==> flow/design.v <==
`timescale 1ns / 1ps
module ControlUnit (
    input  logic        clk,
    input  logic        reset,
    input  logic [31:0] instrCode,
    output logic        regFileWe,
    output logic [ 3:0] aluControl,
    output logic        aluSrcMuxSel,
    output logic        dataWe,
    output logic [ 2:0] RFWDSrcMuxSel,
    output logic        branch,
    output logic        jal,
    output logic        jalr,
    output logic        PCEn,
    output logic        transfer,
    input  logic        ready
);
    wire [6:0] opcode = instrCode[6:0];
    wire [3:0] operators = {
        instrCode[30], instrCode[14:12]
    };   
    logic [10:0] signals;
    assign {PCEn, regFileWe, aluSrcMuxSel, dataWe, RFWDSrcMuxSel, branch, jal, jalr,transfer} = signals;
    typedef enum {
        FETCH,
        DECODE,
        R_EXE,
        I_EXE,
        B_EXE,
        LU_EXE,
        AU_EXE,
        J_EXE,
        JL_EXE,
        S_EXE,
        S_MEM,
        L_EXE,
        L_MEM,
        L_WB
    } state_e;
    state_e state, state_next;
    always_ff @(posedge clk, posedge reset) begin
        if (reset) state <= FETCH;
        else state <= state_next;
    end
    always_comb begin
        state_next = state;
        case (state)
            FETCH:  state_next = DECODE;
            DECODE: begin
                case (opcode)
                    7'b0110011:  state_next = R_EXE;
                    7'b0100011:  state_next = S_EXE;
                    7'b0000011:  state_next = L_EXE;
                    7'b0010011:  state_next = I_EXE;
                    7'b1100011:  state_next = B_EXE;
                    7'b0110111: state_next = LU_EXE;
                    7'b0010111: state_next = AU_EXE;
                    7'b1101111:  state_next = J_EXE;
                    7'b1100111: state_next = JL_EXE;
                endcase
            end
            R_EXE:  state_next = FETCH;
            S_EXE:  state_next = S_MEM;
            S_MEM:  if (ready) state_next = FETCH;
            L_EXE:  state_next = L_MEM;
            L_MEM:  if (ready) state_next = L_WB;
            L_WB:   state_next = FETCH;
            I_EXE:  state_next = FETCH;
            B_EXE:  state_next = FETCH;
            LU_EXE: state_next = FETCH;
            AU_EXE: state_next = FETCH;
            J_EXE:  state_next = FETCH;
            JL_EXE: state_next = FETCH;
        endcase
    end
    always_comb begin
        signals = 11'b0_0_0_0_000_0_0_0_0;
        aluControl = operators;
        case (state)
            FETCH:  signals = 11'b1_0_0_0_000_0_0_0_0;
            DECODE: signals = 11'b0_0_0_0_000_0_0_0_0;
            R_EXE:  signals = 11'b0_1_0_0_000_0_0_0_0;
            S_EXE: begin
                signals    = 11'b0_0_1_0_000_0_0_0_0;
                aluControl = 4'b0000;
            end
            S_MEM:  signals = 11'b0_0_1_1_000_0_0_0_1;
            L_EXE: begin
                signals = 11'b0_0_1_0_001_0_0_0_0;
                aluControl = 4'b0000;
            end
            L_MEM:  signals = 11'b0_0_1_0_001_0_0_0_1;
            L_WB:   signals = 11'b0_1_1_0_001_0_0_0_0;
            I_EXE: begin
                signals = 11'b0_1_1_0_000_0_0_0_0;
                if (operators == 4'b1101)
                    aluControl = operators;   
                else aluControl = {1'b0, operators[2:0]};   
            end
            B_EXE:  signals = 11'b0_0_0_0_000_1_0_0_0;
            LU_EXE: signals = 11'b0_1_0_0_010_0_0_0_0;
            AU_EXE: signals = 11'b0_1_0_0_011_0_0_0_0;
            J_EXE:  signals = 11'b0_1_0_0_100_0_1_0_0;
            JL_EXE: begin
                signals    = 11'b0_1_0_0_100_0_1_1_0;
                aluControl = 4'b0000;
            end
        endcase
    end
endmodule
`timescale 1ns / 1ps
module DataPath (
    input  logic        clk,
    input  logic        reset,
    input  logic        regFileWe,
    input  logic [ 3:0] aluControl,
    input  logic        aluSrcMuxSel,
    input  logic [ 2:0] RFWDSrcMuxSel,
    input  logic        branch,
    input  logic        jal,
    input  logic        jalr,
    input  logic        PCEn,
    output logic [31:0] instrMemAddr,
    input  logic [31:0] instrCode,
    output logic [31:0] dataAddr,
    output logic [31:0] dataWData,
    input  logic [31:0] dataRData
);
    logic [31:0] aluResult, RFData1, RFData2;
    logic [31:0] PCSrcData, PCOutData, PC_Imm_Adder_SrcMuxOut;
    logic [31:0] immExt, aluSrcMuxOut, RFWDSrcMuxOut;
    logic btaken, PCSrcMuxSel;
    logic [31:0] PC_Imm_AdderResult, PC_4_AdderResult, PCSrcMuxOut;
    logic [31:0] DecReg_RFData1, DecReg_RFData2, DecReg_immExt;
    logic [31:0] ExeReg_aluResult, ExeReg_RFData2, ExeReg_PCSrcMuxOut, MemAccReg_dataRData;
    assign instrMemAddr = PCOutData;
    assign dataAddr     = ExeReg_aluResult;
    assign dataWData    = ExeReg_RFData2;
    assign PCSrcMuxSel  = jal | (btaken & branch);
    RegisterFile U_RegFile (
        .clk(clk),
        .we(regFileWe),
        .RAddr1(instrCode[19:15]),
        .RAddr2(instrCode[24:20]),
        .WAddr(instrCode[11:7]),
        .WData(RFWDSrcMuxOut),
        .RData1(RFData1),
        .RData2(RFData2)
    );
    register U_DecReg_RFRD1 (
        .clk  (clk),
        .reset(reset),
        .d    (RFData1),
        .q    (DecReg_RFData1)
    );
    register U_DecReg_RFRD2 (
        .clk  (clk),
        .reset(reset),
        .d    (RFData2),
        .q    (DecReg_RFData2)
    );
    register U_ExeReg_RFRD2 (
        .clk  (clk),
        .reset(reset),
        .d    (DecReg_RFData2),
        .q    (ExeReg_RFData2)
    );
    mux_2x1 U_ALUSrcMux (
        .sel(aluSrcMuxSel),
        .x0 (DecReg_RFData2),
        .x1 (DecReg_immExt),
        .y  (aluSrcMuxOut)
    );
    register U_MemAccReg_dataRData (
        .clk  (clk),
        .reset(reset),
        .d    (dataRData),
        .q    (MemAccReg_dataRData)
    );
    mux_5x1 U_RFWDSrcMux (
        .sel(RFWDSrcMuxSel),
        .x0 (aluResult),
        .x1 (MemAccReg_dataRData),
        .x2 (DecReg_immExt),
        .x3 (PC_Imm_AdderResult),
        .x4 (PC_4_AdderResult),
        .y  (RFWDSrcMuxOut)
    );
    alu U_ALU (
        .aluControl(aluControl),
        .a(DecReg_RFData1),
        .b(aluSrcMuxOut),
        .btaken(btaken),
        .result(aluResult)
    );
    register U_ExeReg_ALU (
        .clk  (clk),
        .reset(reset),
        .d    (aluResult),
        .q    (ExeReg_aluResult)
    );
    extend U_ImmExtend (
        .instrCode(instrCode),
        .immExt(immExt)
    );
    register U_DecReg_ImmExtend (
        .clk  (clk),
        .reset(reset),
        .d    (immExt),
        .q    (DecReg_immExt)
    );
    mux_2x1 U_PC_Imm_Adder_SrcMux (
        .sel(jalr),
        .x0 (PCOutData),
        .x1 (RFData1),
        .y  (PC_Imm_Adder_SrcMuxOut)
    );
    adder U_PC_Imm_Adder (
        .a(DecReg_immExt),
        .b(PC_Imm_Adder_SrcMuxOut),
        .y(PC_Imm_AdderResult)
    );
    adder U_PC_4_Adder (
        .a(32'd4),
        .b(PCOutData),
        .y(PC_4_AdderResult)
    );
    mux_2x1 U_PCSrcMux (
        .sel(PCSrcMuxSel),
        .x0 (PC_4_AdderResult),
        .x1 (PC_Imm_AdderResult),
        .y  (PCSrcMuxOut)
    );
    register U_ExeReg_PCSrcMux (
        .clk  (clk),
        .reset(reset),
        .d    (PCSrcMuxOut),
        .q    (ExeReg_PCSrcMuxOut)
    );
    registerEn U_PC (
        .clk  (clk),
        .reset(reset),
        .en   (PCEn),
        .d    (ExeReg_PCSrcMuxOut),
        .q    (PCOutData)
    );
endmodule
module alu (
    input  logic [ 3:0] aluControl,
    input  logic [31:0] a,
    input  logic [31:0] b,
    output logic        btaken,
    output logic [31:0] result
);
    always_comb begin
        case (aluControl)
            4'b0000:    result = a + b;
            4'b1000:    result = a - b;
            4'b0001:    result = a << b;
            4'b0101:    result = a >> b;
            4'b1101:    result = $signed(a) >>> b[4:0];
            4'b0010:    result = ($signed(a) < $signed(b)) ? 1 : 0;
            4'b0011:   result = (a < b) ? 1 : 0;
            4'b0100:    result = a ^ b;
            4'b0110:     result = a | b;
            4'b0111:    result = a & b;
            default: result = 32'b0;
        endcase
    end
    always_comb begin : branch_processor
        btaken = 1'b0;
        case (aluControl[2:0])
            3'b000:    btaken = (a == b);
            3'b001:    btaken = (a != b);
            3'b100:    btaken = ($signed(a) < $signed(b));
            3'b101:    btaken = ($signed(a) >= $signed(b));
            3'b110:   btaken = (a < b);
            3'b111:   btaken = (a >= b);
            default: btaken = 1'b0;
        endcase
    end
endmodule
module register (
    input  logic        clk,
    input  logic        reset,
    input  logic [31:0] d,
    output logic [31:0] q
);
    always_ff @(posedge clk, posedge reset) begin
        if (reset) q <= 0;
        else q <= d;
    end
endmodule
module registerEn (
    input  logic        clk,
    input  logic        reset,
    input  logic        en,
    input  logic [31:0] d,
    output logic [31:0] q
);
    always_ff @(posedge clk, posedge reset) begin
        if (reset) q <= 0;
        else begin
            if (en) q <= d;
        end
    end
endmodule
module adder (
    input  logic [31:0] a,
    input  logic [31:0] b,
    output logic [31:0] y
);
    assign y = a + b;
endmodule
module RegisterFile (
    input  logic        clk,
    input  logic        we,
    input  logic [ 4:0] RAddr1,
    input  logic [ 4:0] RAddr2,
    input  logic [ 4:0] WAddr,
    input  logic [31:0] WData,
    output logic [31:0] RData1,
    output logic [31:0] RData2
);
    logic [31:0] RegFile[0:2**5-1];
    always_ff @(posedge clk) begin
        if (we) RegFile[WAddr] <= WData;
    end
    assign RData1 = (RAddr1 != 0) ? RegFile[RAddr1] : 32'b0;
    assign RData2 = (RAddr2 != 0) ? RegFile[RAddr2] : 32'b0;
endmodule
module mux_2x1 (
    input  logic        sel,
    input  logic [31:0] x0,
    input  logic [31:0] x1,
    output logic [31:0] y
);
    always_comb begin
        case (sel)
            1'b0:    y = x0;
            1'b1:    y = x1;
            default: y = 32'b0;
        endcase
    end
endmodule
module mux_5x1 (
    input  logic [ 2:0] sel,
    input  logic [31:0] x0,
    input  logic [31:0] x1,
    input  logic [31:0] x2,
    input  logic [31:0] x3,
    input  logic [31:0] x4,
    output logic [31:0] y
);
    always_comb begin
        y = 32'b0;
        case (sel)
            3'd0: y = x0;
            3'd1: y = x1;
            3'd2: y = x2;
            3'd3: y = x3;
            3'd4: y = x4;
        endcase
    end
endmodule
module extend (
    input  logic [31:0] instrCode,
    output logic [31:0] immExt
);
    wire [6:0] opcode = instrCode[6:0];
    wire [2:0] func3 = instrCode[14:12];
    always_comb begin
        immExt = 32'b0;
        case (opcode)
            7'b0110011: immExt = 32'b0;
            7'b0000011: immExt = {{20{instrCode[31]}}, instrCode[31:20]};
            7'b0100011:
            immExt = {{20{instrCode[31]}}, instrCode[31:25], instrCode[11:7]};
            7'b0010011: begin
                case (func3)
                    3'b001:  immExt = {27'b0, instrCode[24:20]};
                    3'b101:  immExt = {27'b0, instrCode[24:20]};
                    3'b011:  immExt = {20'b0, instrCode[31:20]};
                    default: immExt = {{20{instrCode[31]}}, instrCode[31:20]};
                endcase
            end
            7'b1100011:
            immExt = {
                {20{instrCode[31]}},
                instrCode[7],
                instrCode[30:25],
                instrCode[11:8],
                1'b0
            };
            7'b0110111: immExt = {instrCode[31:12], 12'b0};
            7'b0010111: immExt = {instrCode[31:12], 12'b0};
            7'b1101111:
            immExt = {
                {12{instrCode[31]}},
                instrCode[19:12],
                instrCode[20],
                instrCode[30:21],
                1'b0
            };
            7'b1100111: immExt = {{20{instrCode[31]}}, instrCode[31:20]};
            default: immExt = 32'b0;
        endcase
    end
endmodule
`timescale 1ns / 1ps
module RV32I_Core (
    input  logic        clk,
    input  logic        reset,
    input  logic [31:0] instrCode,
    output logic [31:0] instrMemAddr,
    output logic        dataWe,
    output logic [31:0] dataAddr,
    output logic [31:0] dataWData,
    input  logic [31:0] dataRData,
    output logic        transfer,
    input  logic        ready
);
    logic        regFileWe;
    logic [ 3:0] aluControl;
    logic        aluSrcMuxSel;
    logic [ 2:0] RFWDSrcMuxSel;
    logic        branch;
    logic        jal;
    logic        jalr;
    logic        PCEn;
    ControlUnit U_ControlUnit (.*);
    DataPath U_DataPath (.*);
endmodule
# Reports on RV32I_Core
# Tool output for the design above, in the order of the flow.
# Line numbers count from 1 in the design file above.
# Library cell names are shortened.
inputs:
  design: "RV32I_Core"
  clk_port: "clk"
  library: "sky130hd"
  corner: "tt_025C_1v80"

# After elaboration
# Source: Yosys, flattened and elaborated, memories not mapped. Widths are those after wreduce. Registers that Yosys merges into a memory's read port (data or address) are not register bits. Print and check cells do not count.
# Memory sizes are those after Yosys's memory passes, which may raise the word count (mostly to a power of two), join words into wider ones and drop unused or constant bits.
classes:
  n_eq: 49
  n_cmp: 4
  n_logic: 8
  add_sub_neg: 4
  n_reduce_logical: 13
  shift: 3
  muxes: 22
ops:
  columns: ["op", "n"]
  rows:
  - ["parallel mux 32 bit (select 10 bit)", 1]
  - ["parallel mux 32 bit (select 9 bit)", 1]
  - ["parallel mux 32 bit (select 2 bit)", 4]
  - ["parallel mux 32 bit (select 7 bit)", 1]
  - ["equality test 32 x 4 -> 1 bit with constant B", 6]
  - ["parallel mux 32 bit (select 6 bit)", 1]
  - ["parallel mux 32 bit (select 5 bit)", 1]
  - ["2-to-1 mux 32 bit", 5]
  - ["parallel mux 11 bit (select 13 bit)", 1]
  - ["equality test 32 x 3 -> 1 bit with constant B", 4]
  - ["equality test 32 x 2 -> 1 bit with constant B", 2]
  - ["adder 32 bit", 2]
  - [">= comparator 32 bit", 2]
  - ["< comparator 32 bit", 2]
  - ["adder 3 x 32 -> 32 bit with constant A", 1]
  - ["equality test 32 x 1 -> 1 bit with constant B", 1]
  - ["subtractor 32 bit", 1]
  - ["equality test 32 bit", 1]
  - ["!= test 32 bit", 1]
  - ["bitwise AND 32 bit", 1]
  - ["OR 32 bit", 1]
  - ["bitwise XOR 32 bit", 1]
  - ["left shift 32 x 32 -> 32 bit", 1]
  - ["right shift 32 x 32 -> 32 bit", 1]
  - [">>> shifter 32 x 5 -> 32 bit", 1]
  - ["zero test 32 bit", 1]
  - ["equality test 7 x 6 -> 1 bit with constant B", 3]
  - ["equality test 7 bit with constant B", 3]
# Other operator kinds: 27; their cells: 52.
bits:
  word_cells: 113
  output_inout_bits: 98
  inputBits: 67
  memories: 1
  register_bits: 288
  mem_bits_rw: 1024
memory_table:
  columns: ["memory", "size", "word_bits", "rd", "wr", "line", "source"]
  rows:
  - ["U_DataPath.U_RegFile.RegFile", 32, 32, 2, 1, 325, "logic [31:0] RegFile[0:2**5-1];"]

# Depth
# Longest topological path by Yosys (ltp), each cell counted once; first at word level (registers and memories cut), then after technology mapping (sequential cells cut; the memories' decode and read muxes count).
logic_depth:
  ltp_word: 10
  ABC_AREA: 0
  mapped_depth: 24
  mapped_depth_nobuf: 19

# Mapped cells and area
# Source: synth_stat.txt of the flow (Yosys; design flattened, memories mapped). It holds for the ABC_AREA given above (unset counts as 0); a run with the other value may have another netlist.
types:
  columns: ["cell_type", "n", "area_total_um2"]
  rows:
  - ["edfxtp_1", 1024, 3.07E+04]
  - ["mux4_2", 646, 1.45E+04]
  - ["dfrtp_1", 269, 6.73E+03]
  - ["ha_1", 120, 1501.44]
  - ["mux2i_1", 123, 1.23E+03]
  - ["nand2_1", 312, 1.17E+03]
  - ["a21oi_1", 206, 1.03E+03]
  - ["nor2_1", 257, 964.675]
  - ["o21ai_0", 184, 920.883]
  - ["mux2_2", 75, 844.56]
  - ["clkbuf_1", 220, 825.792]
  - ["a21o_1", 74, 555.533]
  - ["xnor2_1", 51, 446.678]
  - ["inv_1", 112, 420.403]
  - ["nor3_1", 77, 385.37]
  - ["a211oi_1", 49, 367.853]
  - ["a22oi_1", 40, 300.288]
  - ["nand3_1", 59, 295.283]
# Not listed: further types 81, cells in them 683.
mapped:
  buf_cells: 325
  seqArea_mm2: 0.0375072
  yosys_area_mm2: 0.0682167
  stdcells: 4581
  ff_cells: 1294
# The figures by module come from a second, unflattened synthesis with its own total; it is not the netlist above.
unflattened:
  hier_cells: 4907
  area_unflattened_mm2: 0.0704426
# Rows give one instance, submodules left out.
by_module:
  columns: ["module", "instances", "cells", "seq_area_mm2", "area_mm2"]
  rows:
  - ["RegisterFile", 1, 2400, 0.0307495, 0.04696]
  - ["alu", 1, 1380, 0, 0.0092802]
  - ["register", 7, 33, 0.0008008, 0.0008045]
  - ["adder", 2, 202, 0, 0.0014989]
  - ["mux_2x1", 3, 36, 0, 0.0005443]
  - ["registerEn", 1, 69, 0.0008008, 0.0013488]
  - ["mux_5x1", 1, 158, 0, 0.00134]
  - ["ControlUnit", 1, 69, 0.0003516, 0.0006744]
  - ["extend", 1, 85, 0, 0.0005618]
  - ["DataPath", 1, 3, 0, 0.000015]
  - ["RV32I_Core", 1, 0, 0, 0]

# Worst setup path after synthesis
# Path of least setup slack by OpenSTA after synthesis, without wires, with an ideal clock, recovery checks aside; 20% of the period is set as input and as output delay. Where synthesis merged equal registers, the netlist keeps one of their names.
synth_path:
  kind: "input-to-reg"
  start: "in instrCode[15]"
  end: "mem U_DataPath.U_RegFile.RegFile[0][30]"
  required_ns: 7.610
  setup_time_ns: 0.390
  path_delay_ns: 6.949
  tclk_ns: 8.0
  stages: 21
  input_delay_ns: 1.600
  t_first_pin_ns: 1.600
  slack_ns: -0.550
  path_buffers: 4
  arrival_time_ns: 8.159
  synth_period_reached_ns: 8.55
# "path_delay_ns" = arrival - input delay + setup time.
# "stages" counts driving pins, that of a launching flip-flop among them; a cell with two outputs on the path counts twice.
# "synth_period_reached_ns" is the clock period less the worst setup slack; recovery checks do not enter. This is arithmetic on one report: input and output delays are still those of the set period (20% each).
# Between the ends stands the longest chain of elaborated cells between them, by number of cells; it is not shown to be the way that was timed. Of several equally long chains one is given.
# A line is the first line of the expression or statement that the cell stems from. Yosys adds cells for indexed reads and writes and turns some case tables into memories.
# The chain passes a memory read, where the word-level depth is cut; so it can be longer than that depth.
synth_between:
  cell_sequence: "clkbuf_1 clkbuf_1 buf_1 clkbuf_1 mux4_2 mux4_2 mux2i_1 nor2_1 mux2_2 ha_1 nor2b_1 o31a_1 or3_1 a21oi_1 o31ai_1 a21oi_1 o21ai_1 a31oi_1 o211ai_1 xnor2_1 o221ai_1"
  elab_chain_len: 6
  cells_between: 7
  cone_lines: 6
  cone_classes: "add/sub: 1; mux: 4; reduce/logical: 1; memory: 1"
synth_lines:
  columns: ["item", "line", "source"]
  rows:
  - ["start: declaration", 414, "input  logic [31:0] instrCode,"]
  - ["memory read (32 x 32 bit)", 325, "logic [31:0] RegFile[0:2**5-1];"]
  - ["2-to-1 mux 32 bit", 329, "assign RData1 = (RAddr1 != 0) ? RegFile[RAddr1] : 32'b0;"]
  - ["parallel mux 32 bit (select 2 bit)", 339, "case (sel)"]
  - ["adder 32 bit", 313, "assign y = a + b;"]
  - ["parallel mux 32 bit (select 5 bit)", 357, "case (sel)"]
  - ["2-to-1 mux 32 bit", 327, "if (we) RegFile[WAddr] <= WData;"]
  - ["end: declaration", 325, null]
# Some nets on the timed path still bear RTL names; the line given drives or declares the net.
synth_nets:
  columns: ["net", "line"]
  rows:
  - ["U_DataPath.RFData1[2]", 329]

# Path in the finished layout
# Path of least setup slack in the final report of run 2 (OpenROAD, finished layout, wires in). Where an end is a register, its clock arrival counts in the times.
layout_path:
  kind: "input-to-reg"
  start: "in instrCode[15]"
  end: "mem U_DataPath.U_RegFile.RegFile[3][28]"
  required_ns: 13.31
  stages: 21
  input_delay_ns: 2.58
  path_buffers: 2
  arrival_time_ns: 9.90
  setup_time_ns: 0.35
  tclk_ns: 12.9
  slack_ns: 3.41
  t_first_pin_ns: 2.58
# Between the ends stands the longest chain of elaborated cells between them, by number of cells; it is not shown to be the way that was timed. Of several equally long chains one is given.
# The chain passes a memory read, where the word-level depth is cut; so it can be longer than that depth.
layout_between:
  cell_sequence: "buf_8 buf_12 mux4_2 mux4_2 mux2i_1 nor2_1 mux2_2 ha_1 inv_1 fa_1 nor2b_1 o31a_1 or3_1 a21oi_1 o31ai_1 a21oi_1 o21ai_1 a31oi_1 xor2_1 o21ai_0 a21o_1"
  elab_chain_len: 6
  cells_between: 7
  cone_lines: 6
  cone_classes: "add/sub: 1; mux: 4; reduce/logical: 1; memory: 1"
layout_lines:
  columns: ["item", "line", "source"]
  rows:
  - ["start: declaration", 414, "input  logic [31:0] instrCode,"]
  - ["memory read (32 x 32 bit)", 325, "logic [31:0] RegFile[0:2**5-1];"]
  - ["2-to-1 mux 32 bit", 329, "assign RData1 = (RAddr1 != 0) ? RegFile[RAddr1] : 32'b0;"]
  - ["parallel mux 32 bit (select 2 bit)", 339, "case (sel)"]
  - ["adder 32 bit", 313, "assign y = a + b;"]
  - ["parallel mux 32 bit (select 5 bit)", 357, "case (sel)"]
  - ["2-to-1 mux 32 bit", 327, "if (we) RegFile[WAddr] <= WData;"]
  - ["end: declaration", 325, null]
# Some nets on the timed path still bear RTL names; the line given drives or declares the net.
layout_nets:
  columns: ["net", "line"]
  rows:
  - ["U_DataPath.RFData1[0]", 329]

FLOW RESULTS
============

3 stored runs of RV32I_Core in the flow (synthesis by Yosys, layout by OpenROAD, sky130hd cells), in arbitrary order. Constraints: input delay and output delay 20% of the set period each, output load 0.01 pF.
"period_less_ws_ns": clock period set for the run, less the worst setup slack. It is reckoned from that one timing run; input and output delays stay at 20% of the period that was set.
By "worst_path_ns" is meant the share of the clock period that the worst setup path is allowed (20% is reserved at inputs, 20% at outputs), minus its slack. Clock arrival times at its registers enter into it.
By "power_total_mw" is meant OpenSTA's value without simulated activity: inputs other than the clock are taken to toggle once in ten clock periods, and the tool carries that through the logic.

--- run 1 ---
==> flow/run.sh <==
#!/bin/bash
# the make line also repeats the synthesis and layout settings of config.mk as NAME=value (left out here)
make -C /OpenROAD-flow-scripts/flow DESIGN_CONFIG=/design/flow/config.mk WORK_HOME=/design/flow/orfs CLKGATE_MAP_FILE= finish
==> flow/config.mk <==
export PLATFORM = sky130hd
export DESIGN_NAME = RV32I_Core
export DESIGN_NICKNAME = RV32I_Core
export VERILOG_FILES = /design/flow/design.v
export SDC_FILE = /design/flow/constraint.sdc
export NUM_CORES = 4
export LEC_CHECK = 0
export ABC_AREA = 1
export CAP_MARGIN = 35
export CELL_PAD_IN_SITES_DETAIL_PLACEMENT = 1
export CELL_PAD_IN_SITES_GLOBAL_PLACEMENT = 2
export CORE_ASPECT_RATIO = 0.57
export CORE_MARGIN = 3
export CORE_UTILIZATION = 68
export CTS_CLUSTER_DIAMETER = 263
export CTS_CLUSTER_SIZE = 57
export GPL_ROUTABILITY_DRIVEN = 1
export GPL_TIMING_DRIVEN = 0
export MAX_ROUTING_LAYER = met5
export MIN_ROUTING_LAYER = met2
export PLACE_DENSITY_LB_ADDON = 0.2
export SETUP_SLACK_MARGIN = -0.86
export SLEW_MARGIN = 10
export TNS_END_PERCENT = 80
==> flow/constraint.sdc <==
create_clock -name core_clock -period 10.3 [get_ports {clk}]
set_input_delay 2.0600 -clock core_clock [delete_from_list [all_inputs] [get_ports {clk}]]
set_output_delay 2.0600 -clock core_clock [all_outputs]
set_load 0.01 [all_outputs]

==> results, as YAML <==
outcome: "not finished: placement ended with error FLW-0024"

--- run 2 ---
==> flow/run.sh <==
#!/bin/bash
# the make line also repeats the synthesis and layout settings of config.mk as NAME=value (left out here)
make -C /OpenROAD-flow-scripts/flow DESIGN_CONFIG=/design/flow/config.mk WORK_HOME=/design/flow/orfs CLKGATE_MAP_FILE= finish
==> flow/config.mk <==
export PLATFORM = sky130hd
export DESIGN_NAME = RV32I_Core
export DESIGN_NICKNAME = RV32I_Core
export VERILOG_FILES = /design/flow/design.v
export SDC_FILE = /design/flow/constraint.sdc
export NUM_CORES = 4
export LEC_CHECK = 0
export CAP_MARGIN = 20
export CELL_PAD_IN_SITES_GLOBAL_PLACEMENT = 2
export CORE_MARGIN = 7
export CORE_UTILIZATION = 51
export CTS_CLUSTER_SIZE = 74
export GPL_ROUTABILITY_DRIVEN = 0
export GPL_TIMING_DRIVEN = 1
export MIN_ROUTING_LAYER = met1
export PLACE_DENSITY_LB_ADDON = 0.29
export SETUP_SLACK_MARGIN = 2.3
export SLEW_MARGIN = 20
export TNS_END_PERCENT = 80
==> flow/constraint.sdc <==
create_clock -name core_clock -period 12.9 [get_ports {clk}]
set_input_delay 2.5800 -clock core_clock [delete_from_list [all_inputs] [get_ports {clk}]]
set_output_delay 2.5800 -clock core_clock [all_outputs]
set_load 0.01 [all_outputs]

==> results, as YAML <==
results:
  util_pct: 57.5
  finalCellArea_mm2: 0.0765372
  final_setup_ws_ns: 3.415
  worst_hold_slack_ns: 0.399
  worst_path_ns: 6.91
  worstPathKind: "input-to-reg"
  synthesis_area_mm2: 0.0682167
  period_less_ws_ns: 9.485
  power_total_mw: 10.612
  total_die_area_mm2: 0.144195
  fin_tns_ns: 0.000

--- run 3 ---
==> flow/run.sh <==
#!/bin/bash
# the make line also repeats the synthesis and layout settings of config.mk as NAME=value (left out here)
make -C /OpenROAD-flow-scripts/flow DESIGN_CONFIG=/design/flow/config.mk WORK_HOME=/design/flow/orfs CLKGATE_MAP_FILE= finish
==> flow/config.mk <==
export PLATFORM = sky130hd
export DESIGN_NAME = RV32I_Core
export DESIGN_NICKNAME = RV32I_Core
export VERILOG_FILES = /design/flow/design.v
export SDC_FILE = /design/flow/constraint.sdc
export NUM_CORES = 4
export LEC_CHECK = 0
export CAP_MARGIN = 20
export CELL_PAD_IN_SITES_DETAIL_PLACEMENT = 1
export CELL_PAD_IN_SITES_GLOBAL_PLACEMENT = 0
export CORE_MARGIN = 10
export CORE_UTILIZATION = 70
export CTS_CLUSTER_SIZE = 34
export GPL_ROUTABILITY_DRIVEN = 0
export PLACE_DENSITY = 0.64
export SLEW_MARGIN = 20
==> flow/constraint.sdc <==
create_clock -name core_clock -period 9.62 [get_ports {clk}]
set_input_delay 1.9240 -clock core_clock [delete_from_list [all_inputs] [get_ports {clk}]]
set_output_delay 1.9240 -clock core_clock [all_outputs]
set_load 0.01 [all_outputs]

==> results, as YAML <==
outcome: "not finished: placement ended with error DPL-0033"
